==> flow/design.v <==
module positive_edge_detector(
	clk,
	in,
	out
);
input clk;
input in;
output reg out;
reg in_delay;
always @ (posedge clk)
begin
	in_delay <= in;
end
always @ (posedge clk)
begin
	out <= in & ~in_delay;
end
endmodule
module data_reg #(
        parameter APB_DW = 8
)
(
        clk,
        rst,
        i_load,
        i_data,
        o_data
);
input                           clk;
input                           rst;
input                           i_load;
input [APB_DW - 1 : 0]          i_data;
output reg [APB_DW - 1 : 0]     o_data;
always @ (posedge clk, negedge rst)
begin
        if (rst == 1'b0) begin
                o_data <= 0;
        end else
        begin
                if(i_load == 1'b1) begin
                        o_data <= i_data;
                end
        end
end
endmodule
module demux #(
        parameter RATIO = 4,
        parameter logRATIO = 2
)
( 
        i_load, 
        i_load_sel, 
        o_load
);
input                   i_load;
input   [logRATIO-1:0]  i_load_sel;
output  [RATIO-1:0]     o_load; 
genvar i;
generate 
        for (i = 0; i < RATIO; i = i + 1) begin : demux_out 
                assign o_load[i] = i_load_sel == i ? i_load : 1'b0;
        end
endgenerate
endmodule
module hwdata_mux #(
        parameter AHB_DW = 32,
        parameter APB_DW = 8,
        parameter RATIO = 4,
        parameter logRATIO = 2
)
(
        in,
        sel,
        out
);
input [AHB_DW - 1 : 0]          in;
input [logRATIO - 1 : 0]        sel;
output [APB_DW - 1 : 0]         out;
wire [APB_DW - 1 : 0] in_partial [RATIO - 1 : 0];
genvar i;
generate
        for (i = 0; i < RATIO; i = i + 1) begin : mux_inputs
                assign in_partial[i] = in [(i + 1)*APB_DW - 1 : i*APB_DW];
        end
endgenerate
assign out = in_partial[sel];
endmodule
module hrdata_reg  #(
        parameter AHB_DW = 32,
        parameter APB_DW = 8
) 
(
        clk,
        rst,
        i_PRDATA,
        i_load,
        o_HRDATA
);
localparam RATIO = AHB_DW / APB_DW;
input                   clk;
input                   rst;
input [APB_DW - 1 : 0]  i_PRDATA;
input [RATIO - 1 : 0]   i_load;
output [AHB_DW - 1 : 0] o_HRDATA;
genvar i;
generate
        for (i = 0; i < RATIO; i = i + 1) begin : regs
                data_reg #(
                        .APB_DW(APB_DW)
                )
                r_data (
                        .clk(clk),
                        .rst(rst),
                        .i_load(i_load[i]),
                        .i_data(i_PRDATA),
                        .o_data(o_HRDATA[((i+1)*APB_DW - 1): i*APB_DW])
                );
        end
endgenerate
endmodule
module fifo_memory #(
        parameter AHB_AW = 32,
        parameter AHB_DW = 32,
        parameter FIFO_SIZE = 8
)
(
        clk,
        rst_n,
        i_haddr,
        i_hwdata,
        i_hsize,
        o_haddr,
        o_hwdata,
        o_hsize,
        o_fifo_full,
        o_fifo_empty,
        i_write,
        i_read
);
localparam FIFO_WIDTH = AHB_AW + AHB_DW + 3;
localparam logSIZE = clog2(FIFO_SIZE);
input                   clk;
input                   rst_n;
input [AHB_AW - 1 : 0]  i_haddr;
input [AHB_DW - 1 : 0]  i_hwdata;
input [2 : 0]           i_hsize;
input                   i_write;
input                   i_read;
output [AHB_AW - 1 : 0] o_haddr;
output [AHB_DW - 1 : 0] o_hwdata;
output [2 : 0]          o_hsize;
output reg              o_fifo_full;
output reg              o_fifo_empty;
reg [logSIZE : 0]               r_ptr_r;                                 
reg [logSIZE : 0]               w_ptr_r;                                 
reg [AHB_AW - 1 : 0]            fifo_mem_haddr_r [FIFO_SIZE - 1 : 0];    
reg [AHB_DW - 1 : 0]            fifo_mem_hwdata_r [FIFO_SIZE - 1 : 0];   
reg [2 : 0]                     fifo_mem_hsize_r [FIFO_SIZE - 1 : 0];    
wire    fifo_we_w;               
wire    fifo_re_w;               
wire    fifo_msb_comp_w;         
wire    pointer_equal_w;         
function integer clog2 (input integer n); 
integer j; 
begin 
        if(n > 1) begin
                n = n - 1;
                for (j = 0; n > 0; j = j + 1)        
                        n = n >> 1;
                clog2 = j;
        end else
        begin
                clog2 = 1;
        end
end
endfunction
assign fifo_msb_comp_w = w_ptr_r[logSIZE] ^ r_ptr_r[logSIZE];
assign fifo_we_w = (~o_fifo_full) & i_write;
assign fifo_re_w = (~o_fifo_empty) & i_read;
assign pointer_equal_w = (w_ptr_r[logSIZE - 1 : 0] - r_ptr_r [logSIZE - 1 : 0]) ? 1'b0 : 1'b1;
always @ (*)
begin
        o_fifo_full = fifo_msb_comp_w & pointer_equal_w;
        o_fifo_empty = (~fifo_msb_comp_w) & pointer_equal_w;
end 
always @ (posedge clk)
begin
        if(fifo_we_w) begin
                fifo_mem_haddr_r[w_ptr_r[logSIZE - 1 : 0]] <= i_haddr;
                fifo_mem_hwdata_r[w_ptr_r[logSIZE - 1 : 0]] <= i_hwdata;
                fifo_mem_hsize_r[w_ptr_r[logSIZE - 1 : 0]] <= i_hsize;
        end
end
assign o_haddr = fifo_mem_haddr_r[r_ptr_r[logSIZE - 1 : 0]];
assign o_hwdata = fifo_mem_hwdata_r[r_ptr_r[logSIZE - 1 : 0]];
assign o_hsize = fifo_mem_hsize_r[r_ptr_r[logSIZE - 1 : 0]];
always @ (posedge clk, negedge rst_n)
begin
        if (rst_n == 1'b0) begin
                r_ptr_r <= 0;
        end else
        begin
                if(fifo_re_w) begin
                        r_ptr_r <= r_ptr_r + 1'b1;
                end
        end
end
always @ (posedge clk, negedge rst_n)
begin
        if (rst_n == 1'b0) begin
                w_ptr_r <= 0;
        end else
        begin
                if(fifo_we_w) begin
                        w_ptr_r <= w_ptr_r + 1'b1;
                end
        end
end
endmodule
module internal_logic #(
        parameter AHB_AW = 32,
        parameter AHB_DW = 32
)
(
        hclk,
        rst_n,
        i_haddr_read,
        i_haddr_write,
        i_hsize_read,
        i_hsize_write,
        i_hready,
        o_haddr,
        o_hsize,
        i_fifo_empty,
        i_read_transfer,
        o_start_transfer
);
input hclk;
input rst_n;
input [AHB_AW - 1 : 0]  i_haddr_read;
input [AHB_AW - 1 : 0]  i_haddr_write;
input [2:0]             i_hsize_read;
input [2:0]             i_hsize_write;
input                   i_hready;
output [AHB_AW - 1 : 0] o_haddr;
output [2:0]            o_hsize;
input                   i_fifo_empty;
input                   i_read_transfer;
output                  o_start_transfer;
wire                    w_start_read_transfer;
wire                    w_start_write_transfer;
wire                    w_fifo_not_empty_detector;
wire                    w_start_read_transfer_detector;
wire                    w_start_write_transfer_detector;
reg                     r_hready_delay;
assign o_haddr = i_fifo_empty ? i_haddr_read : i_haddr_write;
assign o_hsize = i_fifo_empty ? i_hsize_read : i_hsize_write;
assign w_start_read_transfer = i_read_transfer & i_fifo_empty;
assign w_start_write_transfer = (r_hready_delay & (~i_fifo_empty)) | w_fifo_not_empty_detector;
always @ (posedge hclk)
begin
        r_hready_delay <= i_hready;
end
assign o_start_transfer = w_start_read_transfer_detector | w_start_write_transfer_detector;  
positive_edge_detector START_READ_TRANSFER(
        .clk(hclk),
        .in(w_start_read_transfer),
        .out(w_start_read_transfer_detector)
);
positive_edge_detector START_WRITE_TRANSFER(
        .clk(hclk),
        .in(w_start_write_transfer),
        .out(w_start_write_transfer_detector)
);
positive_edge_detector FIFO_NOT_EMPTY_DETECTOR(
        .clk(hclk),
        .in(~i_fifo_empty),
        .out(w_fifo_not_empty_detector)
);
endmodule
module ahb
#(
	parameter AHB_AW = 32,
	parameter AHB_DW = 32,
        parameter APB_DW = 8
)
(
	HCLK,				 
	HRESETn,			 
	i_HADDR,			 
	o_HADDR,			 
	i_HWRITE,			 
	i_HSIZE,			 
	o_HSIZE,			 
	o_HREADY,			 
	i_HREADY,			 
	i_HSEL,			         
	o_start_read_transfer, 	         
        o_start_write_transfer,          
        i_fifo_full,                     
        i_fifo_empty,                    
	i_HRESP,			 
	o_HRESP,			 
	i_HRDATA,		         
	o_HRDATA			 
);
input                   HCLK;
input                   HRESETn;
input [(AHB_AW-1):0]    i_HADDR;
input [2:0]             i_HSIZE;
input                   i_HWRITE;
input                   i_HREADY;
input                   i_HSEL;
input [(AHB_DW-1):0]    i_HRDATA;
input                   i_HRESP;
input                   i_fifo_full;
input                   i_fifo_empty;
output reg [(AHB_AW-1):0] o_HADDR;
output reg [2:0] o_HSIZE;
output reg o_start_read_transfer;
output reg o_start_write_transfer;
output reg o_HREADY;
output reg[(AHB_DW-1):0] o_HRDATA;
output o_HRESP;
localparam [1:0]
AHB_IDLE = 2'b00,
AHB_READ = 2'b01,
AHB_WRITE = 2'b10;
reg [1:0] r_current_state;
reg [1:0] r_next_state;
always @ (posedge HCLK, negedge HRESETn)
begin
	if(HRESETn == 0) begin
		r_current_state <= AHB_IDLE;
	end else
	begin
		r_current_state <= r_next_state;
	end
end
always @ (*)
begin
	r_next_state = r_current_state;
	case(r_current_state)
		AHB_IDLE: begin
			if (i_HSEL == 1'b1) begin 
				if (i_HWRITE == 1'b1) begin
                                        r_next_state = AHB_WRITE;
                                end else
                                begin
                                        r_next_state = AHB_READ;
                                end
			end
                end
		AHB_READ: begin
			if(i_HREADY == 1'b1 && i_fifo_empty == 1'b1) begin
                                if (i_HSEL == 1'b1) begin
                                        if (i_HWRITE == 1'b1) begin
                                                r_next_state = AHB_WRITE;
                                        end
                                end else
                                begin
                                        r_next_state = AHB_IDLE;
                                end
			end
		end
                AHB_WRITE: begin
                        if (i_fifo_full == 1'b0) begin
                                if (i_HSEL == 1'b0) begin
                                        r_next_state = AHB_IDLE;
                                end else
                                begin
                                        if (i_HWRITE == 1'b0) begin
                                                r_next_state = AHB_READ;
                                        end
                                end
                        end
                end
		default: begin
			r_next_state = AHB_IDLE;
		end
	endcase
end
always @ (*)
begin
	case(r_current_state)
		AHB_IDLE: begin
			o_start_read_transfer = 1'b0;
			o_HREADY = 1'b1;
                        o_start_write_transfer = 1'b0;
		end
		AHB_READ: begin
			o_HREADY = 1'b0;
			o_start_read_transfer = 1'b1;
                        o_start_write_transfer = 1'b0;
		end
                AHB_WRITE: begin
                        o_start_read_transfer = 1'b0;
                        o_start_write_transfer = 1'b1;
                        if (i_fifo_full == 1'b1) begin
                                o_HREADY = 1'b0;
                        end else
                        begin
                                o_HREADY = 1'b1;
                        end
                end
		default: begin
			o_start_read_transfer = 1'b0;
			o_HREADY = 1'b1;
                        o_start_write_transfer = 1'b0;
		end
	endcase
end
always @ (posedge HCLK, negedge HRESETn)
begin
        if(HRESETn == 1'b0) begin
		o_HADDR <= 0;
		o_HSIZE <= 0;
	end else
	begin
                if (o_HREADY == 1'b1 && i_HSEL == 1'b1) begin
                        o_HADDR <= i_HADDR;
			o_HSIZE <= i_HSIZE;
                end
	end
end
assign o_HRESP = i_HRESP;
always @ (*)
begin
        if(o_HSIZE < APB_DW) begin
                case(APB_DW)
			16: begin
                                if (o_HADDR[0] == 1'b1) begin
                                        o_HRDATA = {i_HRDATA[7:0],i_HRDATA[AHB_DW - 1 : 8]};
                                end else
                                begin
                                        o_HRDATA = i_HRDATA;
                                end
                        end
                        32: begin
                                case (o_HADDR[1:0])
                                        2'b00: begin
                                                o_HRDATA = i_HRDATA;
                                        end
                                        2'b01: begin
                                                o_HRDATA = {i_HRDATA[7:0],i_HRDATA[AHB_DW - 1 : 8]};
                                        end
                                        2'b10: begin
                                                o_HRDATA = {i_HRDATA[15:0],i_HRDATA[AHB_DW - 1 : 16]};
                                        end
                                        2'b11: begin
                                                o_HRDATA = {i_HRDATA[23:0],i_HRDATA[AHB_DW - 1 : 24]};
                                        end
                                        default: begin
                                                o_HRDATA = i_HADDR;
                                        end
                                endcase
                        end
                        default: begin
                                o_HRDATA = i_HRDATA;
                        end
                endcase
        end else
        begin
                o_HRDATA = i_HRDATA;
        end
end
endmodule
module apb
#(
        parameter AHB_AW = 32,
        parameter APB_AW = 32,
        parameter AHB_DW = 32,
        parameter APB_DW = 8
)
(
        PCLK,                    
        PRESETn,                 
        i_HADDR,                 
        i_HSIZE,                 
        i_HWDATA,                
        o_HRESP,                 
        o_HREADY,                
        i_start_transfer,        
        o_load,                  
        i_fifo_empty,            
        o_PADDR,                 
        o_PSEL,                  
        o_PENABLE,               
        o_PWRITE,                
        o_PWDATA,                
        i_PREADY,                
        i_PSLVERR                
);
localparam APB_DW_B = APB_DW / 8;        
localparam RATIO = AHB_DW / APB_DW;      
localparam logRATIO = clog2(RATIO);       
input [(AHB_AW-1):0]    i_HADDR;
input [2:0]             i_HSIZE;
input [AHB_DW - 1 : 0]  i_HWDATA;
input                   i_start_transfer;
output [RATIO - 1 : 0]  o_load;
input                   i_fifo_empty;
output o_HREADY;
output o_HRESP;
input PCLK;
input PRESETn;
input i_PREADY;
input i_PSLVERR;
output reg[(APB_AW-1):0] o_PADDR;
output reg o_PWRITE;
output reg o_PSEL;
output reg o_PENABLE;
output [(APB_DW - 1) : 0] o_PWDATA;
reg [7:0] r_cnt;
reg [7:0] r_hsize_byte_decoded;
reg [(logRATIO - 1):0] r_load_sel;
reg hready;
localparam [1:0]
APB_IDLE = 2'b00,
APB_SETUP = 2'b01,
APB_ACCESS = 2'b10;
reg [1:0] r_current_state;
reg [1:0] r_next_state;
function integer clog2 (input integer n); 
integer j; 
begin 
        if(n > 1) begin
                n = n - 1;
                for (j = 0; n > 0; j = j + 1)        
                        n = n >> 1;
                clog2 = j;
        end else
        begin
                clog2 = 1;
        end
end
endfunction
always @ (posedge PCLK, negedge PRESETn)
begin
        if(PRESETn == 0) begin
                r_current_state <= APB_IDLE;
        end else
        begin
                r_current_state <= r_next_state;
        end
end
always @ (*)
begin
        r_next_state = r_current_state;
        case(r_current_state)
                APB_IDLE: begin
                        if(i_start_transfer == 1'b1) begin
                                r_next_state = APB_SETUP;
                        end
                end
                APB_SETUP: begin
                        r_next_state = APB_ACCESS;
                end
                APB_ACCESS: begin
                        if(i_PREADY == 1'b1) begin
                                if(r_cnt == 0) begin
                                        r_next_state = APB_IDLE;
                                end else
                                begin
                                        r_next_state = APB_SETUP;
                                end
                        end
                end
                default: begin
                r_next_state = APB_IDLE;
                end
        endcase
end
always @ (*)
begin
        case(r_current_state)
                APB_IDLE: begin
                        hready = 1'b1;
                        o_PSEL = 1'b0;
                        o_PENABLE = 1'b0;
                end
                APB_SETUP: begin
                        hready = 1'b0;
                        o_PSEL = 1'b1;
                        o_PENABLE = 1'b0;
                end
                APB_ACCESS: begin
                        hready = 1'b0;
                        o_PSEL = 1'b1;
                        o_PENABLE = 1'b1;
                end
                default: begin
                        hready = 1'b1;
                        o_PSEL = 1'b0;
                        o_PENABLE = 1'b0;
                end
        endcase
end
always @ (*)
begin
        case(i_HSIZE)
                3'b000: begin
                        r_hsize_byte_decoded = 1;
                end
                3'b001: begin
                        r_hsize_byte_decoded = 2;
                end
                3'b010: begin
                        r_hsize_byte_decoded = 4;
                end
                3'b011: begin
                        r_hsize_byte_decoded = 8;
                end
                3'b100: begin
                        r_hsize_byte_decoded = 16;
                end
                3'b101: begin
                        r_hsize_byte_decoded = 32;
                end
                3'b110: begin
                        r_hsize_byte_decoded = 64;
                end
                3'b111: begin
                        r_hsize_byte_decoded = 128;
                end
                default: begin
                        r_hsize_byte_decoded = 4;
                end
        endcase
end
always @ (posedge PCLK, negedge PRESETn)
begin
        if(PRESETn == 1'b0) begin
                r_cnt <= 0;
                r_load_sel <= 0;
        end else
        begin
                case(r_current_state) 
                        APB_IDLE: begin
                                r_load_sel <= 0;
                                if(r_hsize_byte_decoded > APB_DW_B) begin
                                        r_cnt <= r_hsize_byte_decoded;
                                end else
                                begin
                                        r_cnt <= APB_DW_B;
                                end
                        end
                        APB_SETUP: begin
                                r_cnt <= r_cnt - APB_DW_B;
                        end
                        APB_ACCESS: begin
                                if (i_PREADY == 1'b1 && r_cnt > 0) begin
                                        r_load_sel <= r_load_sel + 1'b1;
                                end
                        end
                endcase
        end
end
always @ (posedge PCLK)
begin
        if (i_fifo_empty == 1'b1) begin
                o_PWRITE <= 1'b0;
        end else
        begin
                o_PWRITE <= 1'b1;
        end
end
always @ (posedge PCLK, negedge PRESETn)
begin
        if(PRESETn == 1'b0) begin
                o_PADDR <= 0;
        end else
        begin
                case(r_current_state)
                        APB_IDLE: begin
                                o_PADDR <= i_HADDR;  
                                case (APB_DW_B)
                                        2: begin
                                                o_PADDR [0] <= 1'b0;
                                        end
                                        4: begin
                                                o_PADDR [1:0] <= 2'b0;
                                        end
                                endcase
                        end
                        APB_ACCESS: begin
                                if (i_PREADY == 1'b1) begin
                                        o_PADDR <= o_PADDR + APB_DW_B;
                                end
                        end
                endcase
        end
end
assign o_HRESP = i_PSLVERR;
generate
        if(RATIO > 1) begin
                hwdata_mux #(
                        .AHB_DW(AHB_DW),
                        .APB_DW(APB_DW),
                        .RATIO(RATIO),
                        .logRATIO(logRATIO)
                )
                HWDATA_MUX(
                        .in(i_HWDATA),
                        .sel(r_load_sel),
                        .out(o_PWDATA)
                );
        end else
        begin
                assign o_PWDATA = i_HWDATA;
        end
endgenerate
demux #(
        .RATIO(RATIO),
        .logRATIO(logRATIO)
)
load_demux(
        .i_load(i_PREADY),
        .i_load_sel(r_load_sel),
        .o_load(o_load)
);
positive_edge_detector hready_detector(
        .clk(PCLK),
        .in(hready),
        .out(o_HREADY)
);
endmodule
module ahb_to_apb_bridge
#(
        parameter AHB_AW = 32,
        parameter APB_AW = 32,
        parameter AHB_DW = 32,
        parameter APB_DW = 8,
        parameter FIFO_SIZE = 8
)
(
        HCLK,        
        HRESETn,     
        HADDR,       
        HSIZE,       
        HWDATA,      
        HWRITE,      
        HRDATA,      
        HREADY,      
        HRESP,       
        HSELAPB,     
        PADDR,       
        PSEL,        
        PENABLE,     
        PWRITE,      
        PWDATA,      
        PRDATA,      
        PREADY,      
        PSLVERR      
);
localparam RATIO = AHB_DW / APB_DW;
input                   HCLK;
input                   HRESETn;
input [(AHB_AW-1):0]    HADDR;
input [2:0]             HSIZE;
input [(AHB_DW-1):0]    HWDATA;
input                   HWRITE;
input                   HSELAPB;
output [(AHB_DW-1):0]   HRDATA;
output                  HREADY;
output                  HRESP;
input [(APB_DW-1):0]    PRDATA;
input                   PREADY;
input                   PSLVERR;
output [(APB_AW-1):0]   PADDR;
output                  PSEL;
output                  PENABLE;
output                  PWRITE;
output [(APB_DW-1):0]   PWDATA;
wire                    w_hwrite_ahb_to_apb;
wire [AHB_DW - 1 : 0]   w_hrdata_apb_to_ahb;
wire [AHB_AW - 1 : 0]   w_haddr;
wire [2:0]              w_hsize;
wire                    w_hready;
wire                    w_fifo_empty;
wire                    w_fifo_full;
wire [AHB_DW - 1 : 0]   w_hrdata_hrdata_r_to_ahb;
wire                    w_hresp_apb_to_ahb;
wire                    w_read_transfer_ahb_to_internal_logic;
wire                    w_write_transfer_ahb_to_fifo;
wire [AHB_AW - 1 : 0]   w_haddr_fifo_to_internal_logic;
wire [AHB_DW - 1 : 0]   w_hwdata_fifo_to_apb;
wire [2:0]              w_hsize_fifo_to_internal_logic;
wire [AHB_AW - 1 : 0]   w_haddr_internal_logic_to_apb;
wire [2:0]              w_hsize_internal_logic_to_apb;
wire                    w_start_transfer_internal_logic_to_apb;
wire [RATIO - 1 : 0]    w_load_apb_to_hrdata_r;
ahb #(
        .AHB_AW(AHB_AW),
        .AHB_DW(AHB_DW),
        .APB_DW(APB_DW))
AHB (
        .HCLK(HCLK),
        .HRESETn(HRESETn),
        .i_HADDR(HADDR),
        .o_HADDR(w_haddr),
        .i_HSIZE(HSIZE),
        .o_HSIZE(w_hsize),
        .i_HWRITE(HWRITE),
        .i_HRDATA(w_hrdata_hrdata_r_to_ahb),
        .o_HRDATA(HRDATA),
        .i_HREADY(w_hready),
        .o_HREADY(HREADY),
        .i_HRESP(w_hresp_apb_to_ahb),
        .o_HRESP(HRESP),
        .i_HSEL(HSELAPB),
        .o_start_read_transfer(w_read_transfer_ahb_to_internal_logic),
        .o_start_write_transfer(w_write_transfer_ahb_to_fifo),
        .i_fifo_full(w_fifo_full),
        .i_fifo_empty(w_fifo_empty)
);
fifo_memory #(
        .AHB_AW(AHB_AW),
        .AHB_DW(AHB_DW),
        .FIFO_SIZE(FIFO_SIZE))
FIFO_MEMORY(
        .clk(HCLK),
        .rst_n(HRESETn),
        .i_haddr(w_haddr),
        .i_hwdata(HWDATA),
        .i_hsize(w_hsize),
        .o_haddr(w_haddr_fifo_to_internal_logic),
        .o_hwdata(w_hwdata_fifo_to_apb),
        .o_hsize(w_hsize_fifo_to_internal_logic),
        .o_fifo_full(w_fifo_full),
        .o_fifo_empty(w_fifo_empty),
        .i_write(w_write_transfer_ahb_to_fifo),
        .i_read(w_hready)
);
internal_logic #(
        .AHB_AW(AHB_AW),
        .AHB_DW(AHB_DW))
INTERNAL_LOGIC(
        .hclk(HCLK),
        .rst_n(HRESETn),
        .i_haddr_read(w_haddr),
        .i_haddr_write(w_haddr_fifo_to_internal_logic),
        .i_hsize_read(w_hsize),
        .i_hsize_write(w_hsize_fifo_to_internal_logic),
        .i_hready(w_hready),
        .o_haddr(w_haddr_internal_logic_to_apb),
        .o_hsize(w_hsize_internal_logic_to_apb),
        .i_fifo_empty(w_fifo_empty),
        .i_read_transfer(w_read_transfer_ahb_to_internal_logic),
        .o_start_transfer(w_start_transfer_internal_logic_to_apb)
); 
hrdata_reg #(
        .AHB_DW(AHB_DW),
        .APB_DW(APB_DW))
HRDATA_REG (
        .clk(HCLK),
        .rst(HRESETn),
        .i_PRDATA(PRDATA),
        .i_load(w_load_apb_to_hrdata_r),
        .o_HRDATA(w_hrdata_hrdata_r_to_ahb)
);
apb #(
        .AHB_AW(AHB_AW),
        .APB_AW(APB_AW),
        .AHB_DW(AHB_DW),
        .APB_DW(APB_DW))
APB (
        .PCLK(HCLK),                         
        .PRESETn(HRESETn),                   
        .i_HADDR(w_haddr_internal_logic_to_apb),             
        .i_HSIZE(w_hsize_internal_logic_to_apb),            
        .i_HWDATA(w_hwdata_fifo_to_apb),          
        .o_HRESP(w_hresp_apb_to_ahb),            
        .o_HREADY(w_hready),          
        .i_start_transfer(w_start_transfer_internal_logic_to_apb),    
        .i_fifo_empty(w_fifo_empty),
        .o_PADDR(PADDR),                       
        .o_PENABLE(PENABLE),                   
        .o_PSEL(PSEL),                         
        .i_PREADY(PREADY),                     
        .o_PWRITE(PWRITE),                     
        .i_PSLVERR(PSLVERR),                   
        .o_PWDATA(PWDATA),                     
        .o_load(w_load_apb_to_hrdata_r)
);
endmodule
Step by step through the tools: ahb_to_apb_bridge
The steps from the RTL of ahb_to_apb_bridge to its reports follow in flow order.
Line numbers count from 1 in the design file above.
Operators carry their Yosys type and port widths (W data, S select, Z words).
Library cell names are shortened.
The mark -- stands for no value.
- top: ahb_to_apb_bridge
- clock port: HCLK
- library: sky130hd
- corner: tt_025C_1v80

Elaborated design
Counts by Yosys on the flattened word-level netlist (proc, flatten, opt, wreduce; memories kept). Register bits leave out memories and registers merged into their read ports (data or address). Print and check cells are left out. Cells with the same type and inputs are merged into one.
Yosys's memory passes give these memory sizes; they may raise the number of words (mostly to a power of two), join words into wider ones and drop unused or constant bits.
- noted memories: 4
- noted word width x clocked read ports: 0
- bits in registers: 131
- noted input bits: 81
- bits in latches at 0
- noted memory bits (writable): 536
- cells after elaboration at 125
- bits in read-only memories: 64
- memory list (memory ; words ; bits a word ; rd ports ; wr ports ; RTL line ; source):
    FIFO_MEMORY.fifo_mem_haddr_r ; 8 ; 32 ; 1 ; 1 ; 156 ; reg [AHB_AW - 1 : 0]            fifo_mem_haddr_r [FIFO_SIZE - 1 : 0];
    FIFO_MEMORY.fifo_mem_hwdata_r ; 8 ; 32 ; 1 ; 1 ; 157 ; reg [AHB_DW - 1 : 0]            fifo_mem_hwdata_r [FIFO_SIZE - 1 : 0];
    (name not given) ; 8 ; 8 ; 1 ; 0 ; 601 ; case(i_HSIZE)
    FIFO_MEMORY.fifo_mem_hsize_r ; 8 ; 3 ; 1 ; 1 ; 158 ; reg [2 : 0]                     fifo_mem_hsize_r [FIFO_SIZE - 1 : 0];
- order comparisons: 2
- noted eq/ne operators: 15
- noted reductions and logical operators: 15
- divide/modulo/power cells at 0
- noted $add $sub $neg: 6
- $mul at 0
- noted shift operators: 0
- multiplexer cells at 40
- bitwise gates (word level): 20
- operators by type and width (kind ; number):
    $mux W32 ; 4
    $pmux W32 S2 ; 1
    $add A32 B1 Y32 const B ; 1
    $pmux W8 S4 ; 1
    $mux W2 ; 11
    $gt A8 B1 Y1 const B ; 2
    $pmux W8 S2 ; 1
    $mux W1 ; 14
    $pmux W2 S3 ; 2
    $and A1 B1 Y1 ; 10
    $mux W3 ; 3
    $eq A2 B2 Y1 const B ; 4
    $ne A2 B2 Y1 const B ; 4
    $add A4 B1 Y4 const B ; 2
    $sub A8 B1 Y8 const B ; 1
    $logic_not A8 Y1 ; 1
    $mux W8 ; 1
    $not A1 Y1 ; 7
    $eq A2 B1 Y1 const B ; 3
    $logic_not A2 Y1 ; 3
    $reduce_and A2 Y1 ; 3
    $ne A3 B3 Y1 const B ; 2
    $reduce_and A5 Y1 ; 1
    $ne A2 B1 Y1 const B ; 2
    $reduce_bool A2 Y1 ; 2
    $pmux W2 S2 ; 1
    $logic_and A1 B1 Y1 ; 3
    $sub A3 B3 Y3 ; 1
Other operator kinds: 6; their cells: 7.

Logic depth
Longest topological path by Yosys (ltp), each cell counted once; first at word level (registers and memories cut), then after technology mapping (sequential cells cut; the memories' decode and read muxes count).
- noted depth in word-level cells: 8
- noted ABC_AREA: 1
- noted mapped depth: 16
- mapped depth without buffers at 14

After synthesis
The flow's flattened synthesis, as Yosys stat reports it; memories are mapped. The netlist is that of the ABC_AREA named above (0 if unset); the other value can give another one.
The area totals of this step are shown rounded.
- cell types (cell ; number ; total area (µm²)):
    edfxtp_1 ; 536 ; 1.61E+04
    dfrtp_1 ; 121 ; 3.03E+03
    nand2_1 ; 570 ; 2.14E+03
    nor2_1 ; 396 ; 1.49E+03
    o21ai_0 ; 273 ; 1366.31
    nand3_1 ; 138 ; 690.662
    o211ai_1 ; 64 ; 480.461
    inv_1 ; 101 ; 379.114
    a21oi_1 ; 58 ; 290.278
    buf_2 ; 55 ; 275.264
    clkbuf_1 ; 54 ; 202.694
    dfxtp_1 ; 9 ; 180.173
    nand4_1 ; 27 ; 168.912
    ha_1 ; 12 ; 150.144
    o22ai_1 ; 22 ; 137.632
    o21a_1 ; 14 ; 105.101
    buf_4 ; 12 ; 90.086
    buf_6 ; 7 ; 78.826
Not listed: further types 26, cells in them 104.
- mapped flip-flops at 668
- noted cell area after synthesis: 28100 µm²
- cells in the netlist: 2573
- buffer cells at 135

Worst setup path after synthesis
Source: OpenSTA report_checks on the synthesized netlist (no wires, ideal clock, input and output delay 20% of the period each), path of least setup slack; recovery checks are left aside. Register names are those of the netlist, which keeps one name where synthesis merged equal registers.
- path kind: flip-flop to flip-flop
- start: register FIFO_MEMORY.r_ptr_r[1]
- end: memory FIFO_MEMORY.fifo_mem_haddr_r[6][0]
- stages: 13
- slack at -1.153 ns
- path delay at 7.153 ns
- noted launch time at the first pin: 0.000 ns
- period at 6.0 ns
- library setup time at 0.575 ns
- noted arrival time: 6.578 ns
- period reached after synthesis: 7.153 ns
"path delay" is the arrival time less input delay plus setup time.
"stages" counts driving pins, that of a launching flip-flop among them; a cell with two outputs on the path counts twice.
"period reached after synthesis" is the clock period less the worst setup slack; recovery checks do not enter. This is arithmetic on one report: input and output delays are still those of the set period (20% each).
The rows between start and end are the longest chain of elaborated cells between them; the timing report does not say that the signal goes this way. Where chains are equally long, one stands for them.
Each line given opens the expression or statement behind the cell; cells for indexed reads and writes are added by Yosys, which also makes memories of some case tables.
The path ends at the enable pin of a flip-flop; only ways to that pin are counted.
- path through: dfrtp_1 -> buf_4 -> inv_2 -> buf_2 -> clkbuf_1 -> ha_1 -> nand2_1 -> clkinv_1 -> nand3b_4 -> nand2_4 -> inv_1 -> nand2_1 -> nor3_1
- noted length of the longest elaborated chain: 7
- ends and longest elaborated chain, post-synthesis (item ; RTL line ; source):
    from (decl) ; 154 ; reg [logSIZE : 0]               r_ptr_r;
    from (assign) ; 200 ; r_ptr_r <= 0;
    from (assign) ; 204 ; r_ptr_r <= r_ptr_r + 1'b1;
    $sub A3 B3 Y3 ; 180 ; assign pointer_equal_w = (w_ptr_r[logSIZE - 1 : 0] - r_ptr_r [logSIZE - 1 : 0]) ? 1'b0 : 1'b1;
    $reduce_bool A3 Y1 ; 180 ;
    $mux W1 ; 180 ;
    $and A1 B1 Y1 ; 183 ; o_fifo_full = fifo_msb_comp_w & pointer_equal_w;
    $not A1 Y1 ; 178 ; assign fifo_we_w = (~o_fifo_full) & i_write;
    $and A1 B1 Y1 ; 178 ;
    $mux W3 ; 188 ; if(fifo_we_w) begin
    to (decl) ; 156 ; reg [AHB_AW - 1 : 0]            fifo_mem_haddr_r [FIFO_SIZE - 1 : 0];

Worst path after layout
Path of least setup slack in the final report of job 1 (OpenROAD, finished layout, wires in). Where an end is a register, its clock arrival counts in the times.
- path kind: flip-flop to output port
- start: register FIFO_MEMORY.r_ptr_r[1]
- end: output HREADY
- noted arrival time: 4.45 ns
- noted launch time at the first pin: 0.61 ns
- stages: 13
- period at 8.97 ns
- slack at 2.73 ns
- external output delay: 1.79 ns
The rows between start and end are the longest chain of elaborated cells between them; the timing report does not say that the signal goes this way. Where chains are equally long, one stands for them.
- path through: dfrtp_1 -> buf_4 -> inv_2 -> buf_2 -> clkbuf_1 -> ha_1 -> nand2_1 -> clkinv_1 -> nand3b_4 -> nand2_4 -> o21ai_4 -> buf_4 -> clkdlybuf4s50_1
- noted length of the longest elaborated chain: 6
- ends and longest elaborated chain, post-layout (item ; RTL line ; source):
    from (decl) ; 154 ; reg [logSIZE : 0]               r_ptr_r;
    from (assign) ; 200 ; r_ptr_r <= 0;
    from (assign) ; 204 ; r_ptr_r <= r_ptr_r + 1'b1;
    $sub A3 B3 Y3 ; 180 ; assign pointer_equal_w = (w_ptr_r[logSIZE - 1 : 0] - r_ptr_r [logSIZE - 1 : 0]) ? 1'b0 : 1'b1;
    $reduce_bool A3 Y1 ; 180 ;
    $mux W1 ; 180 ;
    $and A1 B1 Y1 ; 183 ; o_fifo_full = fifo_msb_comp_w & pointer_equal_w;
    $mux W1 ; 399 ; if (i_fifo_full == 1'b1) begin
    $pmux W1 S2 ; 385 ; case(r_current_state)
    to (decl) ; 765 ; output                  HREADY;

Design ahb_to_apb_bridge on sky130hd. What follows are 3 stored runs of the flow, each under its own settings; their order means nothing. The constraints put input and output delay at 20% of the set period each and load the outputs with 0.01 pF.
"reached clock period" = clock period - worst setup slack. The figure is calculated, with input and output delays left at 20% of the set period.
"allowed time less slack (worst setup path)": the worst setup path's part of the clock period (all of it between registers, 20% less for each end at a port) less its slack. A launch clock that arrives late makes it longer, a capture clock that arrives late makes it shorter.
By "power consumption" is meant OpenSTA's value without simulated activity: inputs other than the clock are taken to toggle once in ten clock periods, and the tool carries that through the logic.
Values from the reports are rounded here.

Job 1
Settings were ABC_AREA = 1; CAP_MARGIN = 10; CELL_PAD_IN_SITES_DETAIL_PLACEMENT = 1; CORE_UTILIZATION = 40; CTS_CLUSTER_DIAMETER = 217; GPL_TIMING_DRIVEN = 0; HOLD_SLACK_MARGIN = 0.09; SLEW_MARGIN = 20; period_ns = 8.97; CORE_MARGIN = 2
- die area: 72400 µm²
- mapped cell area after synthesis at 28100 µm²
- reached clock period at 6.242 ns
- setup total negative slack: 0.000 ns
- allowed time less slack (worst setup path) at 4.45 ns
- type of the worst setup path: flip-flop to output port
- worst setup slack after layout: 2.728 ns
- power consumption at 11760 uW
- noted the standard-cell area after layout: 33890 µm²
- final worst hold slack at 0.383 ns
- utilization of the finished layout: 0.486

Job 2
Settings were ABC_AREA = 1; CAP_MARGIN = 10; CELL_PAD_IN_SITES_DETAIL_PLACEMENT = 2; CORE_UTILIZATION = 40; CTS_CLUSTER_DIAMETER = 134; GPL_TIMING_DRIVEN = 1; HOLD_SLACK_MARGIN = 0.09; MIN_ROUTING_LAYER = met2; SLEW_MARGIN = 25; period_ns = 8.97; CORE_MARGIN = 2
- die area: 72400 µm²
- mapped cell area after synthesis at 28100 µm²
- reached clock period at 7.396 ns
- setup total negative slack: 0.000 ns
- allowed time less slack (worst setup path) at 5.60 ns
- type of the worst setup path: flip-flop to output port
- worst setup slack after layout: 1.574 ns
- power consumption at 12530 uW
- noted the standard-cell area after layout: 32910 µm²
- final worst hold slack at 0.401 ns
- utilization of the finished layout: 0.472

Job 3
Settings were ABC_AREA = 1; CELL_PAD_IN_SITES_GLOBAL_PLACEMENT = 2; CORE_ASPECT_RATIO = 1.44; CORE_MARGIN = 9; CORE_UTILIZATION = 49; CTS_CLUSTER_DIAMETER = 42; CTS_CLUSTER_SIZE = 29; MAX_ROUTING_LAYER = met4; PLACE_DENSITY_LB_ADDON = 0.26; period_ns = 6.94; CAP_MARGIN = 20; SLEW_MARGIN = 20
- die area: 66450 µm²
- mapped cell area after synthesis at 28100 µm²
- reached clock period at 5.266 ns
- setup total negative slack: 0.000 ns
- allowed time less slack (worst setup path) at 3.88 ns
- type of the worst setup path: flip-flop to output port
- worst setup slack after layout: 1.674 ns
- power consumption at 13830 uW
- noted the standard-cell area after layout: 32380 µm²
- final worst hold slack at 0.387 ns
- utilization of the finished layout: 0.575
